==> flow/design.v <==
`timescale 1 ns / 100 ps
module sign_ext_16_32(d, q);
	input [15:0] d;
	output [31:0] q;
	assign q = { {16{d[15]}}, d};
endmodule
`timescale 1ns/1ps
module alu(alucont, rd1, rd2, res, zero);
	input [3:0] alucont;
	input [31:0] rd1;
	input [31:0] rd2;
	output reg [31:0] res;
	output wire zero;
	localparam AND 	= 4'b0000;
	localparam OR 	= 4'b0001;
	localparam ADD 	= 4'b0010;
	localparam SUB 	= 4'b0110;
	localparam SLT 	= 4'b0111;
	localparam NOR 	= 4'b1100;
	always @(*) begin
		case(alucont)
			AND		: begin
				res = rd1 & rd2;
			end
			OR 		: begin
				res = rd1 | rd2;
			end
			ADD 	: begin
				res = rd1 + rd2;
			end
			SUB 	: begin
				res = rd1 - rd2;
			end
			SLT 	: begin
				res = (rd1 < rd2) ? 1 : 0;
			end
			NOR 	: begin
				res = ~(rd1 | rd2);
			end
			default	: begin
				res = 32'b0;
			end
		endcase
	end
	assign zero = ~(|res);
endmodule
`timescale 1ns/1ns
module register_file(clk, ra1, ra2, wa, wd, rd1, rd2, regwrite);
	input clk;
	input [4:0] ra1;
	input [4:0] ra2;
	input [4:0] wa;
	input [31:0] wd;
	output reg [31:0] rd1;
	output reg [31:0] rd2;
	input regwrite;
	reg [31:0] memory [1:31];
	always @(*) begin
		rd1 = (ra1 == 5'd0) ? 32'b0 : memory[ra1];
		rd2 = (ra2 == 5'd0) ? 32'b0 : memory[ra2];
	end
	always @(posedge clk) begin
		if(regwrite && (wa != 5'd0))
			memory[wa] <= wd;	
	end
endmodule
`timescale 1ns/1ns
module single_cycle_mips_32(clk, rst, imem_addr, imem_rdata, dmem_addr,
	dmem_wdata, dmem_we, dmem_rdata);
	input clk;
	input rst;
	output [31:0] imem_addr;
	input [31:0] imem_rdata;
	output [31:0] dmem_addr;
	output [31:0] dmem_wdata;
	output dmem_we;
	input [31:0] dmem_rdata;
	localparam R_TYPE 		= 6'b000000;
	localparam LOAD_WORD 	= 6'b100011;
	localparam STORE_WORD 	= 6'b101011;
	localparam BRANCH_EQ	= 6'b000100;
	localparam JUMP 		= 6'b000010;
	reg RegDst;
	reg Branch;
	reg MemRead;
	reg MemToReg;
	reg [1:0] AluOP;
	reg MemWrite;
	reg ALUSrc;
	reg RegWrite;
	reg Jump;
	wire [31:0] instruction;
	always @(*) begin
		case(instruction[31:26])
			R_TYPE 	: begin
				RegDst <= 1'b1;
				ALUSrc <= 1'b0;
				MemToReg <= 1'b0;
				RegWrite <= 1'b1;
				MemRead <= 1'b0;
				MemWrite <= 1'b0;
				Branch <= 1'b0;
				AluOP <= 2'b10;
				Jump <= 1'b0;
			end
			LOAD_WORD 	: begin
				RegDst <= 1'b0;
				ALUSrc <= 1'b1;
				MemToReg <= 1'b1;
				RegWrite <= 1'b1;
				MemRead <= 1'b1;
				MemWrite <= 1'b0;
				Branch <= 1'b0;
				AluOP <= 2'b00;
				Jump <= 1'b0;
			end
			STORE_WORD 	: begin
				RegDst <= 1'b0;
				ALUSrc <= 1'b1;
				MemToReg <= 1'b0;
				RegWrite <= 1'b0;
				MemRead <= 1'b0;
				MemWrite <= 1'b1; 
				Branch <= 1'b0;
				AluOP <= 2'b00;
				Jump <= 1'b0;
			end
			BRANCH_EQ 	: begin
				RegDst <= 1'b0;
				ALUSrc <= 1'b0;
				MemToReg <= 1'b0;
				RegWrite <= 1'b0;
				MemRead <= 1'b0;
				MemWrite <= 1'b0;
				Branch = 1'b1;
				AluOP <= 2'b01;
				Jump <= 1'b0;
			end
			JUMP 	: begin
				RegDst <= 1'b0;
				ALUSrc <= 1'b0;
				MemToReg <= 1'b0;
				RegWrite <= 1'b0;
				MemRead <= 1'b0;
				MemWrite <= 1'b0;
				Branch = 1'b0;
				AluOP <= 2'b00;
				Jump <= 1'b1;
			end
			default begin
				RegDst <= 1'b0;
				ALUSrc <= 1'b0;
				MemToReg <= 1'b0;
				RegWrite <= 1'b0;
				MemRead <= 1'b0;
				MemWrite <= 1'b0;
				Branch = 1'b0;
				AluOP <= 2'b00;
				Jump <= 1'b0;
			end
		endcase
	end
	wire [31:0] next_instruction;
	reg [31:0] program_counter;
	always @(posedge clk or posedge rst) begin
		if (rst) begin
			program_counter <= 32'b0;
		end
		else begin
			program_counter <= next_instruction;	
		end
	end
	wire [31:0] program_counter_plus_4;
	assign program_counter_plus_4 = program_counter + 4;
	assign imem_addr = program_counter;
	assign instruction = imem_rdata;
	wire [4:0] write_address;
	assign write_address = RegDst ? instruction[15:11] : instruction[20:16];
	wire [31:0] write_data;
	wire [31:0] read_data_1;
	wire [31:0] read_data_2;
	register_file reg_file(
		.clk(clk),
		.ra1(instruction[25:21]),
		.ra2(instruction[20:16]),
		.wa(write_address),
		.wd(write_data),
		.rd1(read_data_1),
		.rd2(read_data_2),
		.regwrite(RegWrite)
		);
	wire [31:0] sign_extended_immediate_16;
	sign_ext_16_32 sign_ext(
		.d(instruction[15:0]),
		.q(sign_extended_immediate_16)
		);
	reg [3:0] alu_control;
	localparam AND 	= 4'b0000;
	localparam OR 	= 4'b0001;
	localparam ADD 	= 4'b0010;
	localparam SUB 	= 4'b0110;
	localparam SLT 	= 4'b0111;
	localparam NOR 	= 4'b1100;
	wire [5:0] funct_control;
	assign funct_control = instruction[5:0];
	always @(*) begin
		if (~AluOP[1] && ~AluOP[0]) begin
			alu_control <= ADD;
		end
		else if (AluOP[0]) begin
			alu_control <= SUB;
		end
		else if(AluOP[1]) begin
			if(funct_control[3:0] == 4'b0000)
				alu_control <= ADD;
			else if(funct_control[3:0] == 4'b0010)
				alu_control <= SUB;
			else if(funct_control[3:0] == 4'b0100)
				alu_control <= AND;
			else if(funct_control[3:0] == 4'b0101)
				alu_control <= OR;
			else if(funct_control[3:0] == 4'b1010)
				alu_control <= SLT;
			else if(funct_control[3:0] == 4'b0111)
				alu_control <= NOR;
			else
				alu_control <= 4'b0000;
		end
		else
			alu_control <= 4'b0000;
	end
	wire [31:0] alu_input_1;
	wire [31:0] alu_input_2;
	wire [31:0] alu_result;
	wire alu_zero;
	assign alu_input_1 = read_data_1;
	assign alu_input_2 = ALUSrc ? sign_extended_immediate_16 : read_data_2;
	alu alu(
		.alucont(alu_control),
		.rd1(alu_input_1),
		.rd2(alu_input_2),
		.res(alu_result),
		.zero(alu_zero)
		);
	wire [31:0] address_calc;
	wire [31:0] immediate_shift_left_2;
	wire PCSrc;
	wire [31:0] pre_jump_inst;
	wire [31:0] jump_address;
	assign jump_address = {program_counter_plus_4[31:28], instruction[25:0], 2'b0};
	assign PCSrc = Branch & alu_zero;
	assign immediate_shift_left_2 = {sign_extended_immediate_16[29:0], 2'b0};
	assign address_calc = program_counter_plus_4 + immediate_shift_left_2;
	assign pre_jump_inst = PCSrc ? address_calc : program_counter_plus_4;
	assign next_instruction = Jump ? jump_address : pre_jump_inst;
	wire [31:0] data_mem_data;
	assign dmem_addr = alu_result;
	assign dmem_wdata = read_data_2;
	assign dmem_we = MemWrite;
	assign data_mem_data = dmem_rdata;
	assign write_data = MemToReg ? data_mem_data : alu_result;
endmodule
Tool chain data of single_cycle_mips_32 --
Tool output for the design above, in the order of the flow. Lines are those of the file above, counted from 1. Operators: Yosys type, input widths -> output width; for muxes data width and select width s. Library cell names are shortened. The mark -- stands for no value.
Inputs: top single_cycle_mips_32, clock port clk, cell library sky130hd, library corner tt_025C_1v80

Word-level counts --
Yosys after proc, flatten, opt, wreduce and memory -nomap, before mapping. Enables and synchronous resets that opt folds into registers are not counted as muxes. Memory bits, and registers merged into a memory's read port (data or address), are not among the register bits. Print and check cells are not counted. Equal cells are merged and count once. Memory sizes are those after Yosys's memory passes, which may raise the word count (mostly to a power of two), join words into wider ones and drop unused or constant bits.
Storage and ports: register bits 32, bits in writable memories 992, memories 1, input bits 66, output and inout port bits 97
Memory list:
- reg_file.memory | depth 31, width 32, rd ports 2, write ports 1, line 57 | reg [31:0] memory [1:31];
Cells by class: $add $sub $neg 4, magnitude comparators 1, equality and inequality tests 14, multiplexer cells 29, bitwise gates (word level) 7, reductions and logical operators 11
Operator list (count):
- $mux 32 | 7
- $pmux 32 s6 | 1
- $add 32x32->32 | 2
- $mux 4 | 9
- $add 32x3->32 const B | 1
- $sub 32x32->32 | 1
- $lt 32x32->1 | 1
- $and 32x32->32 | 1
- $or 32x32->32 | 1
- $not 32->32 | 1
- $reduce_or 32->1 | 1
- $eq 4x3->1 const B | 5
- $eq 6x6->1 const B | 2
- $logic_not 5->1 | 2
- $mux 5 | 2
- $mux 1 | 9
- $eq 4x2->1 const B | 2
- $eq 4x4->1 const B | 2
- $logic_not 4->1 | 2
- $eq 6x2->1 const B | 1
- $eq 6x3->1 const B | 1
- $logic_not 6->1 | 1
- $reduce_bool 5->1 | 1
- $reduce_or 2->1 | 2
- $eq 4x1->1 const B | 1
- $pmux 2 s2 | 1
- $not 1->1 | 3
- $logic_and 1x1->1 | 2
- $and 1x1->1 | 1

Depth --
Depth = most cells in a row (Yosys ltp): at word level without a register or memory, in the mapped netlist without a sequential cell, where the memories' decode and read muxes count.
Logic depth: depth in word-level cells 17, ABC_AREA 1, mapped depth 35, depth with buffers taken out 32

Netlist --
Yosys stat after the flow's synthesis: flattened, memories mapped to cells. It holds for the ABC_AREA given above (unset counts as 0); a run with the other value may have another netlist.
Cells by type:
- edfxtp_1 | count 992, total area 2.98E+04 um^2
- o21ai_0 | count 1109, total area 5.55E+03 um^2
- nand2_1 | count 1050, total area 3941.28 um^2
- a21oi_1 | count 639, total area 3.2E+03 um^2
- inv_1 | count 733, total area 2.75E+03 um^2
- nand3_1 | count 486, total area 2.43E+03 um^2
- nor2_1 | count 595, total area 2.23E+03 um^2
- ha_1 | count 126, total area 1.58E+03 um^2
- o211ai_1 | count 210, total area 1.58E+03 um^2
- clkbuf_1 | count 376, total area 1.41E+03 um^2
- dfrtp_1 | count 30, total area 750.72 um^2
- o2111ai_1 | count 48, total area 420.403 um^2
- xor2_1 | count 39, total area 341.578 um^2
- nand4_1 | count 44, total area 275.264 um^2
- o22ai_1 | count 44, total area 275.264 um^2
- buf_1 | count 44, total area 165.158 um^2
- nor3_1 | count 31, total area 155.149 um^2
- o311ai_0 | count 17, total area 148.893 um^2
Other cell types: 42; their cells: 251.
Mapped netlist: standard cells after synthesis 6864, mapped area 58870.2 um^2, area of sequential cells 30539.3 um^2, mapped flip-flops 1022, buffers 459

Worst setup path after synthesis --
OpenSTA on the mapped netlist: ideal clock, no wires. The path of least setup slack (recovery checks aside). Input and output delay are each 20% of the period. Register names are those of the netlist, which keeps one name where synthesis merged equal registers.
Timing path post-synthesis: kind input -> output, start in imem_rdata[17], end out dmem_addr[30], clock period 12.0 ns, data arrival time 5.682 ns, required time 9.600 ns, slack 3.918 ns, path delay 3.282 ns, stages on the path 25, buffers on the path 4, synthesis period reached 8.082 ns
"path delay" is the arrival time less input delay plus setup time. At an output port there is no setup time. "stages on the path" counts driving pins, that of a launching flip-flop among them; a cell with two outputs on the path counts twice. "synthesis period reached" = period - worst setup slack (recovery checks aside). The figure is calculated, with input and output delays left at 20% of the set period. Between the ends stands the longest chain of elaborated cells between them, by number of cells; it is not shown to be the way that was timed. Of several equally long chains one is given. A line is the first line of the expression or statement that the cell stems from. Yosys adds cells for indexed reads and writes and turns some case tables into memories. The chain passes a memory read, where the word-level depth is cut; so it can be longer than that depth.
On the way, post-synthesis: cell sequence buf_2 > clkbuf_1 > clkbuf_1 > clkbuf_1 > o211ai_1 > nand3_1 > nand3_1 > o311ai_1 > nand2_1 > o21ai_1 > ha_1 > inv_1 > fa_1 > nand2_1 > nand2_1 > nand3_1 > nand2_1 > nand3_1 > nand2_1 > nand3_1 > nand3_1 > nand2_1 > nor2_1 > nor2_1 > inv_1, length of the longest elaborated chain 6, elaborated cells on any way between the ends 10, those cells by class add/sub (2); mux (3); logic (3); reduce/logical (1); memory (1)
Ends and longest elaborated chain, post-synthesis:
- from (decl) | line 73 | input [31:0] imem_rdata;
- $mem_v2 31x32 | line 57 | reg [31:0] memory [1:31];
- $mux 32 | line 60 | rd2 = (ra2 == 5'd0) ? 32'b0 : memory[ra2];
- $mux 32 | line 237 | assign alu_input_2 = ALUSrc ? sign_extended_immediate_16 : read_data_2;
- $or 32x32->32 | line 38 | res = ~(rd1 | rd2);
- $not 32->32 | line 38
- $pmux 32 s6 | line 21 | case(alucont)
- to (decl) | line 74 | output [31:0] dmem_addr;

Worst path after layout --
Path of least setup slack in the final report of record 1 (OpenROAD, finished layout, wires in). Where an end is a register, its clock arrival counts in the times.
Timing path after layout: kind input -> output, start in imem_rdata[17], end out dmem_addr[26], clock period 12.0 ns, data arrival time 6.81 ns, required time 9.60 ns, slack 2.79 ns, stages on the path 27, buffers on the path 3
Between the ends stands the longest chain of elaborated cells between them, by number of cells; it is not shown to be the way that was timed. Of several equally long chains one is given. The chain passes a memory read, where the word-level depth is cut; so it can be longer than that depth.
On the way, after layout: cell sequence buf_16 > inv_4 > buf_16 > a21oi_1 > o21ai_0 > a21oi_1 > a21oi_1 > o21ai_0 > nand2_1 > o311ai_4 > nand2_2 > o21ai_4 > ha_1 > inv_1 > fa_1 > nand2_1 > nand2_1 > nand3_1 > nand2_2 > nand2_1 > nand2_1 > nand3_2 > nand2_1 > nand2_1 > nand3_1 > nand3_2 > clkdlybuf4s50_1, length of the longest elaborated chain 6, elaborated cells on any way between the ends 10, those cells by class add/sub (2); mux (3); logic (3); reduce/logical (1); memory (1)
Ends and longest elaborated chain, after layout:
- from (decl) | line 73 | input [31:0] imem_rdata;
- $mem_v2 31x32 | line 57 | reg [31:0] memory [1:31];
- $mux 32 | line 60 | rd2 = (ra2 == 5'd0) ? 32'b0 : memory[ra2];
- $mux 32 | line 237 | assign alu_input_2 = ALUSrc ? sign_extended_immediate_16 : read_data_2;
- $or 32x32->32 | line 38 | res = ~(rd1 | rd2);
- $not 32->32 | line 38
- $pmux 32 s6 | line 21 | case(alucont)
- to (decl) | line 74 | output [31:0] dmem_addr;

Top module single_cycle_mips_32; platform sky130hd; tools Yosys and OpenROAD; 6 stored runs in no particular order. Input and output delays are each 20% of the period that was set; the output load is 0.01 pF.
"achieved clock period" = clock period - worst setup slack. The figure is calculated, with input and output delays left at 20% of the set period.
"worst setup path time" is the time allowed to the run's worst setup path (the clock period less input and output delay, where it has them) less its slack. Clock arrival times count: a late capture clock shortens it, a late launch clock lengthens it.
By "power" is meant OpenSTA's value without simulated activity: inputs other than the clock are taken to toggle once in ten clock periods, and the tool carries that through the logic.
[record 1] settings: ABC_AREA=1, CAP_MARGIN=30, CELL_PAD_IN_SITES_DETAIL_PLACEMENT=1, CELL_PAD_IN_SITES_GLOBAL_PLACEMENT=1, CORE_ASPECT_RATIO=1.32, CORE_MARGIN=9, CORE_UTILIZATION=26, CTS_CLUSTER_DIAMETER=147, CTS_CLUSTER_SIZE=67, GPL_ROUTABILITY_DRIVEN=0, HOLD_SLACK_MARGIN=-0.09, MAX_ROUTING_LAYER=met5, MIN_ROUTING_LAYER=met1, SETUP_SLACK_MARGIN=2.91, SLEW_MARGIN=35, TNS_END_PERCENT=60, period_ns=12.0
[record 1] result: chip area after synthesis (Yosys) 58870.2 um^2, die area 244044.0 um^2, standard-cell area of the final layout 68221.7 um^2, utilization 30.3 %, worst setup slack after layout 2.793 ns, total negative slack 0.000 ns, power 0.008919 W, achieved clock period 9.207 ns, worst setup path time 4.41 ns, worst setup path kind input -> output
[record 2] settings: CORE_ASPECT_RATIO=0.73, CORE_MARGIN=7, GPL_ROUTABILITY_DRIVEN=0, HOLD_SLACK_MARGIN=0.05, SLEW_MARGIN=10, TNS_END_PERCENT=5, period_ns=11.4, CAP_MARGIN=20, CORE_UTILIZATION=40
[record 2] result: chip area after synthesis (Yosys) 55294.3 um^2, die area 148971.0 um^2, standard-cell area of the final layout 63124.3 um^2, utilization 46.0 %, worst setup slack after layout 0.450 ns, total negative slack 0.000 ns, power 0.010634 W, achieved clock period 10.950 ns, worst setup path time 6.39 ns, worst setup path kind input -> output
[record 3] settings: ABC_AREA=1, CAP_MARGIN=30, CELL_PAD_IN_SITES_GLOBAL_PLACEMENT=1, CORE_MARGIN=9, CORE_UTILIZATION=43, CTS_CLUSTER_DIAMETER=89, CTS_CLUSTER_SIZE=67, GPL_ROUTABILITY_DRIVEN=0, HOLD_SLACK_MARGIN=-0.09, MAX_ROUTING_LAYER=met5, SLEW_MARGIN=0, period_ns=12.0
[record 3] result: chip area after synthesis (Yosys) 58870.2 um^2, die area 150552.0 um^2, standard-cell area of the final layout 64768.4 um^2, utilization 47.8 %, worst setup slack after layout 1.053 ns, total negative slack 0.000 ns, power 0.009529 W, achieved clock period 10.947 ns, worst setup path time 6.15 ns, worst setup path kind input -> output
[record 4] settings: ABC_AREA=0, CORE_ASPECT_RATIO=1.48, CORE_UTILIZATION=50, CTS_CLUSTER_DIAMETER=52, PLACE_DENSITY=0.78, TNS_END_PERCENT=5, period_ns=11.8, CAP_MARGIN=20, CORE_MARGIN=2, SLEW_MARGIN=20
[record 4] result: chip area after synthesis (Yosys) 55294.3 um^2, die area 113316.0 um^2, standard-cell area of the final layout 62427.4 um^2, utilization 56.9 %, worst setup slack after layout 0.317 ns, total negative slack 0.000 ns, power 0.010266 W, achieved clock period 11.483 ns, worst setup path time 6.76 ns, worst setup path kind input -> output
[record 5] settings: CORE_MARGIN=7, HOLD_SLACK_MARGIN=0.05, SLEW_MARGIN=10, TNS_END_PERCENT=85, period_ns=11.4, CAP_MARGIN=20, CORE_UTILIZATION=40
[record 5] result: chip area after synthesis (Yosys) 55294.3 um^2, die area 148842.0 um^2, standard-cell area of the final layout 63370.8 um^2, utilization 46.1 %, worst setup slack after layout 0.462 ns, total negative slack 0.000 ns, power 0.010731 W, achieved clock period 10.938 ns, worst setup path time 6.38 ns, worst setup path kind input -> output
[record 6] settings: CORE_UTILIZATION=24, period_ns=11.4, CAP_MARGIN=20, CORE_MARGIN=2, SLEW_MARGIN=20
[record 6] result: chip area after synthesis (Yosys) 55294.3 um^2, die area 234246.0 um^2, standard-cell area of the final layout 64494.4 um^2, utilization 28.1 %, worst setup slack after layout 0.449 ns, total negative slack 0.000 ns, power 0.010607 W, achieved clock period 10.951 ns, worst setup path time 6.39 ns, worst setup path kind input -> output
